==> flow/design.v <==
`timescale 1ns / 1ns
module complex_multiplier
    #(parameter integer     OPERAND_WIDTH_A = 16,  
      parameter integer     OPERAND_WIDTH_B = 16,  
      parameter integer     OPERAND_WIDTH_OUT = 32,   
      parameter integer     STAGES = 6,   
      parameter             BLOCKING = 0,
      parameter             ROUND_MODE = 0,
      parameter integer     GROWTH_BITS = 0,   
      parameter             BYTE_ALIGNED = 1,
      localparam            EFF_PORT_WIDTH_A = BYTE_ALIGNED ? ((OPERAND_WIDTH_A*2+15)/16)*16 : OPERAND_WIDTH_A * 2,
      localparam            EFF_PORT_WIDTH_B = BYTE_ALIGNED ? ((OPERAND_WIDTH_B*2+15)/16)*16 : OPERAND_WIDTH_B * 2,
      localparam            EFF_PORT_WIDTH_OUT = BYTE_ALIGNED ? ((OPERAND_WIDTH_OUT*2+15)/16)*16 : OPERAND_WIDTH_OUT * 2
    )
    (   
        input                                           aclk,
        input                                           aresetn,
		input                                           rounding_cy,
        input               [EFF_PORT_WIDTH_A - 1 : 0]    s_axis_a_tdata,
        output reg                                      s_axis_a_tready,
        input                                           s_axis_a_tvalid,
        input               [EFF_PORT_WIDTH_B - 1 : 0]    s_axis_b_tdata,
        output reg                                      s_axis_b_tready,
        input                                           s_axis_b_tvalid,
        output reg  		[EFF_PORT_WIDTH_OUT - 1 : 0]  m_axis_dout_tdata,
        output reg                                      m_axis_dout_tvalid,
        input                                           m_axis_dout_tready
        );
    localparam INPUT_WIDTH_A = OPERAND_WIDTH_A * 2;
    localparam INPUT_WIDTH_B = OPERAND_WIDTH_B * 2;
    localparam OUTPUT_WIDTH  = OPERAND_WIDTH_OUT * 2;
    localparam TRUNC_BITS = (INPUT_WIDTH_A + INPUT_WIDTH_B - OUTPUT_WIDTH)/2 + 1 + GROWTH_BITS;
    localparam OUTPUT_PADDING = EFF_PORT_WIDTH_OUT - OUTPUT_WIDTH;
    localparam CALCULATION_STAGES = 6;    
    reg        [STAGES : 0]                     tvalid;
    reg        [EFF_PORT_WIDTH_OUT-1:0]         tdata [STAGES-2:0];
    wire signed [OPERAND_WIDTH_A-1:0] a_r = s_axis_a_tdata[OPERAND_WIDTH_A - 1 : 0];
    wire signed [OPERAND_WIDTH_A-1:0] a_i = s_axis_a_tdata[EFF_PORT_WIDTH_A / 2 + OPERAND_WIDTH_A - 1 : EFF_PORT_WIDTH_A / 2];
    wire signed [OPERAND_WIDTH_B-1:0] b_r = s_axis_b_tdata[OPERAND_WIDTH_B - 1 : 0];
    wire signed [OPERAND_WIDTH_B-1:0] b_i = s_axis_b_tdata[EFF_PORT_WIDTH_B / 2 + OPERAND_WIDTH_B - 1 : EFF_PORT_WIDTH_B / 2];
    reg signed [OPERAND_WIDTH_A + OPERAND_WIDTH_B : 0] mult_r, mult_i, mult_0, common, common_r1, common_r2, p_r_int, p_i_int;
    reg signed [OPERAND_WIDTH_A - 1 : 0] a_r_d, a_i_d, a_r_dd, a_i_dd, a_r_ddd, a_i_ddd, a_r_dddd, a_i_dddd;
    reg signed [OPERAND_WIDTH_B - 1 : 0] b_r_d, b_i_d, b_r_dd, b_i_dd, b_r_ddd, b_i_ddd;
    reg                          a_valid_d, b_valid_d;
    reg signed [OPERAND_WIDTH_A : 0] a_dd_common;
    reg signed [OPERAND_WIDTH_B : 0] a_dd_r, a_dd_i;
    reg        [STAGES - 1 : 0]  rounding_cy_buf ;
    wire signed [OPERAND_WIDTH_OUT - 1 : 0] result_r;
    wire signed [OPERAND_WIDTH_OUT - 1 : 0] result_i;
    wire signed [OPERAND_WIDTH_A + OPERAND_WIDTH_B + 1 - 1 : 0] temp1, temp2;
    localparam rounding_cy_buf_index = CALCULATION_STAGES - 1;
    wire signed [OPERAND_WIDTH_A + OPERAND_WIDTH_B + 1 - 1 : 0] rounding_cy_extended = {{(OPERAND_WIDTH_A + OPERAND_WIDTH_B){1'b0}}, rounding_cy_buf[rounding_cy_buf_index]};
	if (ROUND_MODE == 0 || TRUNC_BITS == 0) begin
        assign temp1 = p_r_int >>> TRUNC_BITS;
        assign temp2 = p_i_int >>> TRUNC_BITS;
		assign result_r = temp1[OPERAND_WIDTH_OUT - 1 : 0];
		assign result_i = temp2[OPERAND_WIDTH_OUT - 1 : 0];    
	end
	else begin
        wire signed [OPERAND_WIDTH_A + OPERAND_WIDTH_B + 1 - 1 : 0] point5_correction = {{(OPERAND_WIDTH_A + OPERAND_WIDTH_B + 1 - TRUNC_BITS){1'b0}}, 1'b0, {(TRUNC_BITS-1){1'b1}}} + rounding_cy_extended;
        assign temp1 = (p_r_int + point5_correction) >>> TRUNC_BITS;
        assign temp2 = (p_i_int + point5_correction) >>> TRUNC_BITS;
		assign result_r = temp1[OPERAND_WIDTH_OUT-1:0];
		assign result_i = temp2[OPERAND_WIDTH_OUT-1:0];    
	end
    integer i;
    always @(posedge aclk) begin
        if (!aresetn) begin
            tvalid <= 0;
            a_valid_d <= 0;
            b_valid_d <= 0;
            m_axis_dout_tvalid <= 0;
        end
        else begin
            a_valid_d <= s_axis_a_tvalid;
            b_valid_d <= s_axis_b_tvalid;
            a_r_d <= a_r;
            a_i_d <= a_i;
            b_r_d <= b_r;
            b_i_d <= b_i;
            if (ROUND_MODE == 1)
                rounding_cy_buf[0] <= rounding_cy;
            else if (ROUND_MODE == 2)   
                rounding_cy_buf[0] <= ~rounding_cy_buf[0];
            if (BLOCKING == 1 && m_axis_dout_tready == 0 && m_axis_dout_tvalid == 1) begin 
                m_axis_dout_tvalid <= 0;
                m_axis_dout_tdata <= {(OUTPUT_WIDTH){1'b0}};
                s_axis_a_tready <= 0;
                s_axis_b_tready <= 0;
            end
            else begin
                s_axis_a_tready <= 1;
                s_axis_b_tready <= 1;
                a_dd_common <= a_r_d - a_i_d;
                a_r_dd <= a_r_d;
                a_i_dd <= a_i_d;
                b_r_dd <= b_r_d;
                b_i_dd <= b_i_d;
                a_r_ddd <= a_r_dd;
                a_i_ddd <= a_i_dd;
                b_r_ddd <= b_r_dd;
                b_i_ddd <= b_i_dd;
                mult_0 <= a_dd_common * b_i_dd;
                a_r_dddd <= a_r_ddd;
                a_i_dddd <= a_i_ddd;
                a_dd_r <= b_r_ddd - b_i_ddd;
                a_dd_i <= b_r_ddd + b_i_ddd;
                common <= mult_0;
                mult_r <= a_dd_r * a_r_dddd;
                mult_i <= a_dd_i * a_i_dddd;
                common_r1 <= common;
                common_r2 <= common;
                p_r_int <= mult_r + common_r1;
                p_i_int <= mult_i + common_r2;
                for (i = 1; i<STAGES; i = i + 1) begin
                    rounding_cy_buf[i] <= rounding_cy_buf[i-1];
                end
                tvalid[0] <= a_valid_d & b_valid_d;
                for (i = 1; i<(STAGES); i = i+1) begin
                    tvalid[i] <= tvalid[i-1];
                end
                m_axis_dout_tvalid <= tvalid[STAGES-2];
                if (STAGES > CALCULATION_STAGES) begin
                    tdata[0] <= {{(OUTPUT_PADDING/2){result_i[OPERAND_WIDTH_OUT - 1]}}, result_i,
                        {(OUTPUT_PADDING/2){result_r[OPERAND_WIDTH_OUT - 1]}}, result_r};
                    for (i = 1; i<(STAGES-CALCULATION_STAGES); i = i+1) begin
                        tdata[i] <= tdata[i-1];
                    end
                    m_axis_dout_tdata <= tdata[STAGES - CALCULATION_STAGES - 1];
                end
                else begin
                     m_axis_dout_tdata <= {{(OUTPUT_PADDING/2){result_i[OPERAND_WIDTH_OUT - 1]}}, result_i,
                         {(OUTPUT_PADDING/2){result_r[OPERAND_WIDTH_OUT - 1]}}, result_r};
                end
            end
        end
    end
endmodule
# From RTL to reports: complex_multiplier
# The steps from the RTL of complex_multiplier to its reports follow in flow order.
# Line numbers count from 1 in the design file above.
# Operators carry their Yosys type and port widths (W data, S select, Z words).
# Library cell names are shortened.
# The mark - stands for no value.
[setup]
top = "complex_multiplier"
clock = "aclk"
lib = "sky130hd"
pvt_corner = "tt_025C_1v80"

# Elaborated design
# Counts by Yosys on the flattened word-level netlist (proc, flatten, opt, wreduce; memories kept). Register bits leave out memories and registers merged into their read ports (data or address); mux counts leave out enables and synchronous resets folded into registers. Print and check cells are left out. Cells with the same type and inputs are merged into one.
[classes]
div_mod_pow = 0
muxes = 0
addsub = 5
n_eq = 0
n_cmp = 0
reduce_and_logical = 0
logic = 1
n_shift = 0
mul = 3
[op_table]
columns = ["cell", "n"]
rows = [
  ["$mul A17 B16 Y33", 3],
  ["$add A33 B33 Y33", 2],
  ["$sub A16 B16 Y17", 2],
  ["$add A16 B16 Y17", 1],
  ["$and A1 B1 Y1", 1],
]
[bits]
latchBits = 0
rom_bits = 0
elab_cells = 38
mem_count = 0
ff_bits = 578
in_bits = 70
ramBits = 0
clocked_rd_ports_x_width = 0
out_inout_bits = 67

# Depth
# Yosys ltp: most cells in a row. Word level: on the elaborated netlist, between registers, memories and ports. Mapped: between sequential cells and ports; inverters and the memories' decode and read muxes count.
[logic_depth]
word_depth = 1
ABC_AREA = 0
ltp_mapped = 25
ltp_nobuf = 24

# Mapped cells and area
# Yosys stat after the flow's synthesis: flattened, memories mapped to cells. It holds for the ABC_AREA given above (unset counts as 0); a run with the other value may have another netlist.
[types]
columns = ["cell", "n", "type_area_um2"]
rows = [
  ["edfxtp_1", 567, 1.7E+04],
  ["fa_1", 833, 1.67E+04],
  ["ha_1", 362, 4.53E+03],
  ["inv_1", 988, 3.71E+03],
  ["and2_1", 406, 2.54E+03],
  ["nand2_1", 432, 1.62E+03],
  ["xnor2_1", 151, 1.32E+03],
  ["a21oi_1", 137, 685.658],
  ["nor2_1", 168, 630.605],
  ["a21o_1", 70, 525.504],
  ["clkbuf_1", 125, 469.2],
  ["o21ai_0", 80, 400.384],
  ["xor2_1", 45, 394.128],
  ["o21a_1", 32, 240.23],
  ["o21bai_1", 27, 202.694],
  ["nand3_1", 37, 185.178],
  ["nand2b_1", 29, 181.424],
  ["nor2b_1", 26, 162.656],
]
# Other cell types: 53; their cells: 239.
[synth_totals]
area_mm2 = 0.0533562
buffers = 131
cells = 4754
sequential_area_mm2 = 0.0171865
ffs = 575

# Timing after synthesis
# Path of least setup slack by OpenSTA after synthesis, without wires, with an ideal clock, recovery checks aside; 20% of the period is set as input and as output delay. Where synthesis merged equal registers, the netlist keeps one of their names.
[synth_path]
path_type = "register to register"
startpoint = "register b_i_dd[1]"
endpoint = "register mult_0[32]"
clock_period_ps = 8000
path_buffers = 1
t_arrival_ps = 6046
launch_ps = 0
path_stages = 22
setup_time_ps = 260
t_required_ps = 7740
setup_slack_ps = 1694
path_delay_ps = 6306
synth_period_reached_ps = 6306
# "path_delay_ps" = arrival - input delay + setup time.
# "path_stages": output pins that drive a net of the path, with the launching flip-flop's if there is one; two outputs of one cell count as two.
# "synth_period_reached_ps" is the clock period less the worst setup slack; recovery checks do not enter. This is arithmetic on one report: input and output delays are still those of the set period (20% each).
# The rows between start and end are the longest chain of elaborated cells between them; the timing report does not say that the signal goes this way. Where chains are equally long, one stands for them.
# Each line given opens the expression or statement behind the cell; cells for indexed reads and writes are added by Yosys, which also makes memories of some case tables.
[synth_between]
cell_sequence = "edfxtp_1 > clkbuf_1 > nand2_1 > inv_1 > fa_1 > fa_1 > fa_1 > fa_1 > fa_1 > inv_1 > fa_1 > inv_1 > ha_1 > nand2_1 > or2_2 > nor3_1 > a21oi_1 > o31ai_1 > o41ai_1 > o21bai_1 > a21oi_1 > xnor2_1"
elab_chain_len = 1
cone_cells = 1
lines_between = 1
classes_between = "1 x mul"
[synth_lines]
columns = ["element", "line_no", "text"]
rows = [
  ["start, declared", 43, "reg signed [OPERAND_WIDTH_B - 1 : 0] b_r_d, b_i_d, b_r_dd, b_i_dd, b_r_ddd, b_i_ddd;"],
  ["start, assigned", 98, "b_i_dd <= b_i_d;"],
  ["$mul A17 B16 Y33", 103, "mult_0 <= a_dd_common * b_i_dd;"],
  ["end, assigned", 103, ""],
  ["end, declared", 41, "reg signed [OPERAND_WIDTH_A + OPERAND_WIDTH_B : 0] mult_r, mult_i, mult_0, common, common_r1, common_r2, p_r_i ..."],
]

# Timing after layout
# From the final timing report of stored run 1: the path of least setup slack in the routed layout; clock arrival at registers is part of the times.
# The path's times are printed in steps of 10 ps; the period is the one set.
[layout_path]
path_type = "register to register"
startpoint = "register a_dd_common[16]"
endpoint = "register mult_0[32]"
clock_period_ps = 7260
setup_slack_ps = 440
t_arrival_ps = 7170
setup_time_ps = 260
path_stages = 21
path_buffers = 0
launch_ps = 650
t_required_ps = 7610
# The rows between start and end are the longest chain of elaborated cells between them; the timing report does not say that the signal goes this way. Where chains are equally long, one stands for them.
[layout_between]
cell_sequence = "edfxtp_1 > nand2_1 > inv_1 > fa_1 > fa_1 > fa_1 > fa_1 > fa_1 > inv_1 > fa_1 > inv_1 > ha_1 > a21o_1 > a21oi_1 > o221ai_1 > a21oi_1 > o31ai_1 > o41ai_1 > o21bai_1 > a21oi_1 > xnor2_1"
elab_chain_len = 1
cone_cells = 1
lines_between = 1
classes_between = "1 x mul"
[layout_lines]
columns = ["element", "line_no", "text"]
rows = [
  ["start, declared", 45, "reg signed [OPERAND_WIDTH_A : 0] a_dd_common;"],
  ["start, assigned", 94, "a_dd_common <= a_r_d - a_i_d;"],
  ["$mul A17 B16 Y33", 103, "mult_0 <= a_dd_common * b_i_dd;"],
  ["end, assigned", 103, ""],
  ["end, declared", 41, "reg signed [OPERAND_WIDTH_A + OPERAND_WIDTH_B : 0] mult_r, mult_i, mult_0, common, common_r1, common_r2, p_r_i ..."],
]

# Record of 5 stored runs of the RTL-to-layout flow on complex_multiplier, platform sky130hd. The runs are unordered. Constraints: input delay and output delay 20% of the set period each, output load 0.01 pF.
# "period_reached_ps" is the run's clock period less its worst setup slack. It is reckoned from that one timing run; input and output delays stay at 20% of the period that was set.
# "worst_path_time_ps": the worst setup path's part of the clock period (all of it between registers, 20% less for each end at a port) less its slack. A launch clock that arrives late makes it longer, a capture clock that arrives late makes it shorter.
# "worst_path_time_ps" is known to 10 ps.

[[run]]
name = "stored run 1"
[run.settings]
CORE_UTILIZATION = 66
period_ns = 7.26
CAP_MARGIN = 20
CORE_MARGIN = 2
SLEW_MARGIN = 20
[run.results]
die_mm2 = 0.0831342
holdWs_ps = 391
setup_worst_slack_ps = 437
finish.stdcell_area_mm2 = 0.0578442
yosys_chip_area_mm2 = 0.0533562
period_reached_ps = 6823
worst_path_time_ps = 6820
path_kind = "register to register"
utilization_frac = 0.72

[[run]]
name = "stored run 2"
[run.settings]
ABC_AREA = 1
CAP_MARGIN = 25
CELL_PAD_IN_SITES_DETAIL_PLACEMENT = 2
CELL_PAD_IN_SITES_GLOBAL_PLACEMENT = 1
CORE_ASPECT_RATIO = 0.7
CORE_MARGIN = 9
CORE_UTILIZATION = 40
CTS_CLUSTER_SIZE = 97
GPL_ROUTABILITY_DRIVEN = 0
GPL_TIMING_DRIVEN = 0
HOLD_SLACK_MARGIN = -0.01
MIN_ROUTING_LAYER = "met2"
period_ns = 9.25
SLEW_MARGIN = 20
[run.results]
die_mm2 = 0.160623
holdWs_ps = 378
setup_worst_slack_ps = 1497
finish.stdcell_area_mm2 = 0.0645069
yosys_chip_area_mm2 = 0.0585236
period_reached_ps = 7753
worst_path_time_ps = 7750
path_kind = "register to register"
utilization_frac = 0.448

[[run]]
name = "stored run 3"
[run.settings]
ABC_AREA = 1
CORE_ASPECT_RATIO = 0.7
CORE_UTILIZATION = 24
CTS_CLUSTER_DIAMETER = 100
CTS_CLUSTER_SIZE = 25
PLACE_DENSITY_LB_ADDON = 0.09
SLEW_MARGIN = 25
period_ns = 8.21
CAP_MARGIN = 20
CORE_MARGIN = 2
[run.results]
die_mm2 = 0.247877
holdWs_ps = 399
setup_worst_slack_ps = 1532
finish.stdcell_area_mm2 = 0.064667
yosys_chip_area_mm2 = 0.0585236
period_reached_ps = 6678
worst_path_time_ps = 6680
path_kind = "register to register"
utilization_frac = 0.267

[[run]]
name = "stored run 4"
[run.settings]
ABC_AREA = 1
CELL_PAD_IN_SITES_DETAIL_PLACEMENT = 2
CORE_ASPECT_RATIO = 0.7
CORE_UTILIZATION = 40
CTS_CLUSTER_SIZE = 97
GPL_ROUTABILITY_DRIVEN = 0
MIN_ROUTING_LAYER = "met2"
PLACE_DENSITY_LB_ADDON = 0.24
period_ns = 6.67
CAP_MARGIN = 20
CORE_MARGIN = 2
SLEW_MARGIN = 20
[run.results]
outcome = "not finished: routing ended with error GRT-0232"

[[run]]
name = "stored run 5"
[run.settings]
ABC_AREA = 1
CAP_MARGIN = 25
CELL_PAD_IN_SITES_DETAIL_PLACEMENT = 2
CELL_PAD_IN_SITES_GLOBAL_PLACEMENT = 1
CORE_ASPECT_RATIO = 0.7
CORE_UTILIZATION = 40
CTS_CLUSTER_SIZE = 97
GPL_ROUTABILITY_DRIVEN = 0
GPL_TIMING_DRIVEN = 0
MIN_ROUTING_LAYER = "met2"
PLACE_DENSITY_LB_ADDON = 0.24
period_ns = 9.25
CORE_MARGIN = 2
SLEW_MARGIN = 20
[run.results]
die_mm2 = 0.149434
holdWs_ps = 401
setup_worst_slack_ps = 1208
finish.stdcell_area_mm2 = 0.0647959
yosys_chip_area_mm2 = 0.0585236
period_reached_ps = 8042
worst_path_time_ps = 8040
path_kind = "register to register"
utilization_frac = 0.446
